==> flow/design.v <==
module edge_detector (
    input clock,
    input resetn,
    input increment_button,
    input tunning,
    output reg increment_signal
);
reg increment_button_prev;
reg reset_delay;  
always @(posedge clock or negedge resetn) begin
    if (!resetn) begin
        increment_button_prev <= 0;
        increment_signal <= 0;
        reset_delay <= 1'b1;  
    end else begin
        if (reset_delay != 1'b0) begin
            reset_delay <= reset_delay - 1'b1;
            increment_signal <= 0;  
        end else begin
            if (!increment_button_prev && increment_button && tunning) begin
                increment_signal <= 1;  
            end else begin
                increment_signal <= 0;  
            end
        end
        increment_button_prev <= increment_button;  
    end
end
endmodule
module my_counter #
(
    parameter counter_size = 31,
    parameter counter_limit = 32'd50000000
)
(
    input clock,
    input resetn,
    input enable,
    output reg [counter_size:0] counter
);
always @ (posedge clock or negedge resetn)
begin
    if (resetn == 1'b0) begin
        counter <= 'b0;
    end
    else begin
        if (enable == 1'b1) begin
            if (counter == counter_limit) begin
                counter <= 'b0;
            end
            else begin
                counter <= counter + 1'b1;
            end    
        end
        else begin
            counter <= counter;
        end
    end
end
endmodule
module my_signal_pulse #(
	parameter signal_period_one = 32'd50000000
)
(
input clock,
input resetn,
input [31:0] counter, 
output reg signal_gen
);
always @ (posedge clock or negedge resetn)
begin
  if(resetn == 1'b0) begin
    signal_gen <= 1'b0;
   end  
   else begin
	if(counter == signal_period_one) begin
		signal_gen <= 1'b1;
	end
	else begin
		signal_gen <= 1'b0;
	end
   end 
end
endmodule
module my_decoder (
    input clock,
    input resetn,
    input [31:0] seconds_in,
    input [31:0] minutes_in,
    input [31:0] hours_in,
    output reg [47:0] segment_out  
);
function [7:0] digit_to_segment;
    input [3:0] digit;
    case (digit)
        4'd0: digit_to_segment = 8'b11000000;  
        4'd1: digit_to_segment = 8'b11111001;  
        4'd2: digit_to_segment = 8'b10100100;  
        4'd3: digit_to_segment = 8'b10110000;  
        4'd4: digit_to_segment = 8'b10011001;  
        4'd5: digit_to_segment = 8'b10010010;  
        4'd6: digit_to_segment = 8'b10000010;  
        4'd7: digit_to_segment = 8'b11111000;  
        4'd8: digit_to_segment = 8'b10000000;  
        4'd9: digit_to_segment = 8'b10010000;  
        default: digit_to_segment = 8'b11000000;  
    endcase
endfunction
always @(posedge clock or negedge resetn) begin
    if (!resetn) begin
        segment_out <= {digit_to_segment(4'd0), digit_to_segment(4'd0), digit_to_segment(4'd0),
		  digit_to_segment(4'd0), digit_to_segment(4'd0), digit_to_segment(4'd0)};  
    end else begin
        if (seconds_in < 32'd60 && minutes_in < 32'd60 && hours_in < 32'd24) begin
            segment_out[7:0]   <= digit_to_segment(seconds_in % 10);  
            segment_out[15:8]  <= digit_to_segment(seconds_in / 10);  
            segment_out[23:16] <= digit_to_segment(minutes_in % 10);  
            segment_out[31:24] <= digit_to_segment(minutes_in / 10);  
            segment_out[39:32] <= digit_to_segment(hours_in % 10);    
            segment_out[47:40] <= digit_to_segment(hours_in / 10);    
        end else begin
            segment_out <= {digit_to_segment(4'd0), digit_to_segment(4'd0), digit_to_segment(4'd0), 
				digit_to_segment(4'd0), digit_to_segment(4'd0), digit_to_segment(4'd0)}; 
        end
    end
end
endmodule
module my_top_architecture (
    input clock,
    input resetn,
    input tunning,  
    input mode_switch,  
    input increment_button,  
    output wire [47:0] segment_out
);
wire [31:0] main_counter;
wire [31:0] seconds_counter;
wire [31:0] minutes_counter;
wire [31:0] hours_counter;
wire enable_seconds_counter;
wire enable_minutes_counter;
wire enable_hours_counter;
wire increment_signal;  
edge_detector edge_detector_inst (
    .clock(clock),
    .resetn(resetn),
    .increment_button(increment_button),
    .tunning(tunning),
    .increment_signal(increment_signal)
);
my_counter #(
    .counter_size(31),
    .counter_limit(32'd999)  
) main_counter_inst (
    .clock(clock),
    .resetn(resetn),
    .enable(1'b1),  
    .counter(main_counter)
);
my_signal_pulse #(
    .signal_period_one(32'd999)  
) my_signal_pulse_inst (
    .clock(clock),
    .resetn(resetn),
    .counter(main_counter),
    .signal_gen(enable_seconds_counter)  
);
my_counter #(
    .counter_size(31),
    .counter_limit(32'd59)  
) seconds_counter_inst (
    .clock(clock),
    .resetn(resetn),
    .enable(enable_seconds_counter && !tunning),  
    .counter(seconds_counter)
);
assign enable_minutes_counter = (enable_seconds_counter && (seconds_counter == 32'd59) && !tunning);
my_counter #(
    .counter_size(31),
    .counter_limit(32'd59)
) minutes_counter_inst (
    .clock(clock),
    .resetn(resetn),
    .enable(enable_minutes_counter || (increment_signal && mode_switch)),  
    .counter(minutes_counter)
);
assign enable_hours_counter = (enable_minutes_counter && (minutes_counter == 32'd59) && !tunning);
my_counter #(
    .counter_size(31),
    .counter_limit(32'd23)  
) hours_counter_inst (
    .clock(clock),
    .resetn(resetn),
    .enable(enable_hours_counter || (increment_signal && !mode_switch)),  
    .counter(hours_counter)
);
my_decoder my_decoder_inst (
    .clock(clock),
    .resetn(resetn),
    .seconds_in(seconds_counter),
    .minutes_in(minutes_counter),
    .hours_in(hours_counter),
    .segment_out(segment_out)
);
endmodule
### Tool chain data of my_top_architecture

Tool output for the design above, in the order of the flow.
Lines are those of the file above, counted from 1.
Library cell names are shortened.
Not given: --

| design | value |
|---|---|
| top | my_top_architecture |
| clock input | clock |
| library | sky130hd |
| corner | tt_025C_1v80 |

### Word level

Source: Yosys, flattened and elaborated, memories not mapped. Widths are those after wreduce; folded enables and synchronous resets count as part of the registers. Registers that Yosys merges into a memory's read port (data or address) are not register bits. Print and check cells do not count. Equal cells are merged and count once.
Memory sizes are those after Yosys's memory passes, which may raise the word count (mostly to a power of two), join words into wider ones and drop unused or constant bits.

| storage and ports | value |
|---|---|
| bits in registers | 180 |
| bits in read-only memories | 672 |
| memories | 6 |
| input bits | 5 |
| output and inout bits | 48 |
| elaborated cells | 63 |

| operators by class | value |
|---|---|
| add/subtract/negate cells | 5 |
| div/mod/pow operators | 6 |
| magnitude comparators | 3 |
| equal/unequal tests | 4 |
| mux-type cells | 14 |
| reductions and logical operators | 16 |

Memory list:

| name | depth | bits a word | read ports | wr ports | RTL line | source |
|---|---|---|---|---|---|---|
| (no name shown) | 16 | 7 | 1 | 0 | 95 | `case (digit)` |
| (no name shown) | 16 | 7 | 1 | 0 | 95 |  |
| (no name shown) | 16 | 7 | 1 | 0 | 95 |  |
| (no name shown) | 16 | 7 | 1 | 0 | 95 |  |
| (no name shown) | 16 | 7 | 1 | 0 | 95 |  |
| (no name shown) | 16 | 7 | 1 | 0 | 95 |  |

Operators with widths:

| kind | count |
|---|---|
| 32-bit by 4-bit divider with 32-bit output (second input constant) | 3 |
| 32-bit by 4-bit modulo with 32-bit output (second input constant) | 3 |
| 32-bit by 1-bit adder with 32-bit output (second input constant) | 4 |
| 32-bit two-way mux | 4 |
| 32-bit by 6-bit < comparator with 1-bit output (second input constant) | 2 |
| 32-bit by 6-bit equality test with 1-bit output (second input constant) | 2 |
| 8-bit two-way mux | 6 |
| 32-bit by 10-bit equality test with 1-bit output (second input constant) | 1 |
| 32-bit by 5-bit < comparator with 1-bit output (second input constant) | 1 |
| 32-bit by 5-bit equality test with 1-bit output (second input constant) | 1 |
| 1-bit logical AND | 11 |
| 1-bit two-way mux | 4 |
| 1-bit zero test | 3 |
| 1-bit logical OR | 2 |
| 1-bit subtractor (second input constant) | 1 |

### Logic depth

Yosys ltp: most cells in a row. Word level: on the elaborated netlist, between registers, memories and ports. Mapped: between sequential cells and ports; inverters and the memories' decode and read muxes count.

| depth | value |
|---|---|
| depth in word-level cells | 6 |
| ABC_AREA | 1 |
| depth in mapped cells | 141 |
| mapped depth without buffers | 141 |

### Netlist

Yosys stat after the flow's synthesis: flattened, memories mapped to cells. It holds for the ABC_AREA given above (unset counts as 0); a run with the other value may have another netlist.
The area totals of this step are shown rounded.

Cells by type:

| cell type | count | area in all (um^2) |
|---|---|---|
| dfrtp_1 | 167 | 4.18E+03 |
| nand2_1 | 624 | 2.34E+03 |
| nand3_1 | 363 | 1.82E+03 |
| nand2_2 | 231 | 1.45E+03 |
| inv_1 | 324 | 1.22E+03 |
| nand3_2 | 70 | 700.672 |
| nand2_4 | 57 | 641.866 |
| nor2_1 | 148 | 555.533 |
| xor2_1 | 61 | 534.262 |
| ha_1 | 40 | 500.48 |
| inv_2 | 92 | 345.331 |
| a21oi_1 | 65 | 325.312 |
| nor3_1 | 57 | 285.274 |
| nand4_1 | 41 | 256.496 |
| nor4_1 | 32 | 200.192 |
| o21ai_0 | 39 | 195.187 |
| dfstp_2 | 7 | 183.926 |
| o21ai_1 | 23 | 115.11 |

Other cell types: 48; their cells: 141.

| synthesis totals | value |
|---|---|
| cell count | 2582 |
| chip area (Yosys) | 17000 um^2 |
| mapped flip-flops | 174 |
| buffers | 30 |

### Timing after synthesis

Path of least setup slack by OpenSTA after synthesis, without wires, with an ideal clock, recovery checks aside; 20% of the period is set as input and as output delay. Where synthesis merged equal registers, the netlist keeps one of their names.

| path post-synthesis | value |
|---|---|
| path type | register to register |
| start | register minutes_counter_inst.counter[31] |
| end | register my_decoder_inst.segment_out[20] |
| clock period | 15.0 ns |
| setup time | 0.119 ns |
| launch time at the first pin | 0.000 ns |
| arrival | 9.819 ns |
| setup slack | 5.062 ns |
| path delay | 9.938 ns |
| stages | 134 |
| path buffers | 2 |
| synthesis period reached | 9.938 ns |

"path delay" = arrival - input delay + setup time.
"stages" counts driving pins, that of a launching flip-flop among them; a cell with two outputs on the path counts twice.
"synthesis period reached" = period - worst setup slack (recovery checks aside). The figure is calculated, with input and output delays left at 20% of the set period.
A register here has more assigning lines than the two given.

| between the ends, post-synthesis | value |
|---|---|
| path through | dfrtp_1 -> buf_6 -> a21oi_1 -> o21bai_1 -> nand2_2 -> nand2_2 -> nand2_2 -> nand3_2 -> nand2_2 -> nand2_2 -> nand2_2 -> nand2_2 -> nand2_4 -> nand2_2 -> nand2_2 -> nand3_2 -> nand2_2 -> nand2_1 -> [98 not listed] -> buf_6 -> nand2_2 -> nand2_2 -> nand2_4 -> nand2_4 -> nand2_4 -> nand3_1 -> nand2_2 -> inv_2 -> nand2_4 -> nand2_1 -> nand2_1 -> inv_1 -> ha_1 -> inv_1 -> nor2_1 -> a21oi_1 -> nor2_1 |
| elaborated cells on any way between the ends | 6 |
| RTL lines with such cells | 3 |
| classes of those cells | div (1); compare (1); mux (1); reduce/logical (2); memory (1) |

Ends and longest elaborated chain, post-synthesis:

| item | RTL line | source |
|---|---|---|
| start: declaration | 39 | `output reg [counter_size:0] counter` |
| start: assignment | 52 | `counter <= counter + 1'b1;` |
| start: assignment | 56 | `counter <= counter;` |
| end: assignment | 111 | `segment_out <= {digit_to_segment(4'd0), digit_to_segment(4'd0), digit_to_segment(4'd0),` |
| end: assignment | 117 | `segment_out[23:16] <= digit_to_segment(minutes_in % 10);` |
| end: declaration | 91 | `output reg [47:0] segment_out` |

No chain of elaborated cells between the ends is given.

### Worst path after layout

From the final timing report of flow run A: the path of least setup slack in the routed layout; clock arrival at registers is part of the times.

| path after layout | value |
|---|---|
| path type | register to register |
| start | register hours_counter_inst.counter[31] |
| end | register my_decoder_inst.segment_out[45] |
| clock period | 15.0 ns |
| setup time | 0.08 ns |
| launch time at the first pin | 0.50 ns |
| arrival | 11.56 ns |
| setup slack | 3.85 ns |
| stages | 118 |
| path buffers | 3 |

Between the ends stands the longest chain of elaborated cells between them, by number of cells; it is not shown to be the way that was timed. Of several equally long chains one is given.
A line is the first line of the expression or statement that the cell stems from. Yosys adds cells for indexed reads and writes and turns some case tables into memories.
A memory read counts as a cell of the chain, while the word-level depth stops at memories.
A register here has more assigning lines than the two given.

| between the ends, after layout | value |
|---|---|
| path through | dfrtp_2 -> inv_2 -> o21ai_2 -> nand2_2 -> nand2_2 -> nand2_2 -> nand2_1 -> nand2_2 -> nand2_2 -> nand2_2 -> nand2_4 -> nand2_4 -> nand2_4 -> nand3_4 -> nand2_2 -> nand2_2 -> nand2_4 -> nand3_2 -> [82 not listed] -> nand2_4 -> nand2_2 -> nand2_2 -> buf_4 -> nand3_1 -> o21ai_4 -> inv_2 -> nand2_8 -> nand2_4 -> nand3_2 -> nand2_2 -> inv_4 -> nand2_4 -> buf_4 -> inv_1 -> ha_1 -> or2_2 -> a21oi_2 |
| length of the longest elaborated chain | 3 |
| elaborated cells on any way between the ends | 5 |
| RTL lines with such cells | 3 |
| classes of those cells | div (1); compare (1); mux (1); reduce/logical (1); memory (1) |

Ends and longest elaborated chain, after layout:

| item | RTL line | source |
|---|---|---|
| start: declaration | 39 | `output reg [counter_size:0] counter` |
| start: assignment | 52 | `counter <= counter + 1'b1;` |
| start: assignment | 56 | `counter <= counter;` |
| 32-bit by 4-bit divider with 32-bit output | 120 | `segment_out[47:40] <= digit_to_segment(hours_in / 10);` |
| memory read 16 x 7 bit | 95 | `case (digit)` |
| 8-bit two-way mux | 114 | `if (seconds_in < 32'd60 && minutes_in < 32'd60 && hours_in < 32'd24) begin` |
| end: assignment | 111 | `segment_out <= {digit_to_segment(4'd0), digit_to_segment(4'd0), digit_to_segment(4'd0),` |
| end: assignment | 120 |  |
| end: declaration | 91 | `output reg [47:0] segment_out` |

Subject: my_top_architecture on sky130hd, stored results

Hello all,

Design my_top_architecture on sky130hd. What follows are 4 stored runs of the flow, each under its own settings; their order means nothing. The constraints put input and output delay at 20% of the set period each and load the outputs with 0.01 pF.
"achieved period" is the run's clock period less its worst setup slack. It is reckoned from that one timing run; input and output delays stay at 20% of the period that was set.
"time of the worst setup path" = time allowed to the worst setup path (clock period - input delay - output delay, where it has them) - its slack; a late launch clock adds to it, a late capture clock takes from it.
Values from the reports are rounded here.
Among the settings, -- means not set for that run.
A result given as -- is not shown for that run.

| run name | ABC_AREA | CAP_MARGIN | CELL_PAD_IN_SITES_DETAIL_PLACEMENT | CELL_PAD_IN_SITES_GLOBAL_PLACEMENT | CORE_ASPECT_RATIO | CORE_MARGIN | CORE_UTILIZATION | CTS_CLUSTER_DIAMETER | CTS_CLUSTER_SIZE | GPL_TIMING_DRIVEN | PLACE_DENSITY | SETUP_SLACK_MARGIN | SLEW_MARGIN | TNS_END_PERCENT | period_ns | GPL_ROUTABILITY_DRIVEN | HOLD_SLACK_MARGIN | MAX_ROUTING_LAYER | MIN_ROUTING_LAYER | chip area after synthesis (Yosys) (um^2) | worst setup slack after layout (ns) | setup total negative slack (ns) | die outline area (um^2) | utilization of the finished layout (%) | post-route worst hold slack (ns) | achieved period (ns) | standard-cell area of the final layout (um^2) | time of the worst setup path (ns) | critical path type |
|---|---|---|---|---|---|---|---|---|---|---|---|---|---|---|---|---|---|---|---|---|---|---|---|---|---|---|---|---|---|
| flow run A | 1 | 0 | 1 | 3 | 1.16 | 5 | 23 | 381 | 17 | 0 | 0.6 | 3.41 | 0 | 45 | 15.0 | -- | -- | -- | -- | 17000 | 3.85 | 0.000 | 79600 | 32.5 | 0.447 | 11.146 | 23900 | 11.15 | register to register |
| flow run B | -- | 20 | -- | -- | -- | 2 | 40 | -- | -- | -- | 0.6 | -- | 20 | -- | 15.0 | -- | -- | -- | -- | 23400 | 0.993 | 0.000 | 60500 | 42.0 | 0.419 | 14.007 | 24300 | 14.01 | register to register |
| flow run C | 1 | 0 | 2 | -- | 1.14 | 3 | 34 | 86 | 18 | 0 | 0.8 | 0.49 | 0 | 20 | 14.4 | 0 | 0.15 | met5 | met1 | -- | -- | -- | -- | -- | -- | -- | -- | -- | -- |
| flow run D | 1 | 10 | 2 | 2 | -- | 2 | 41 | -- | -- | 1 | -- | -- | 0 | -- | 12.1 | -- | 0.05 | met5 | -- | -- | -- | -- | -- | -- | -- | -- | -- | -- | -- |

Flow run C: not finished: routing ended with error GRT-0116
Flow run D: not finished: routing ended with error DPL-0033

Thanks
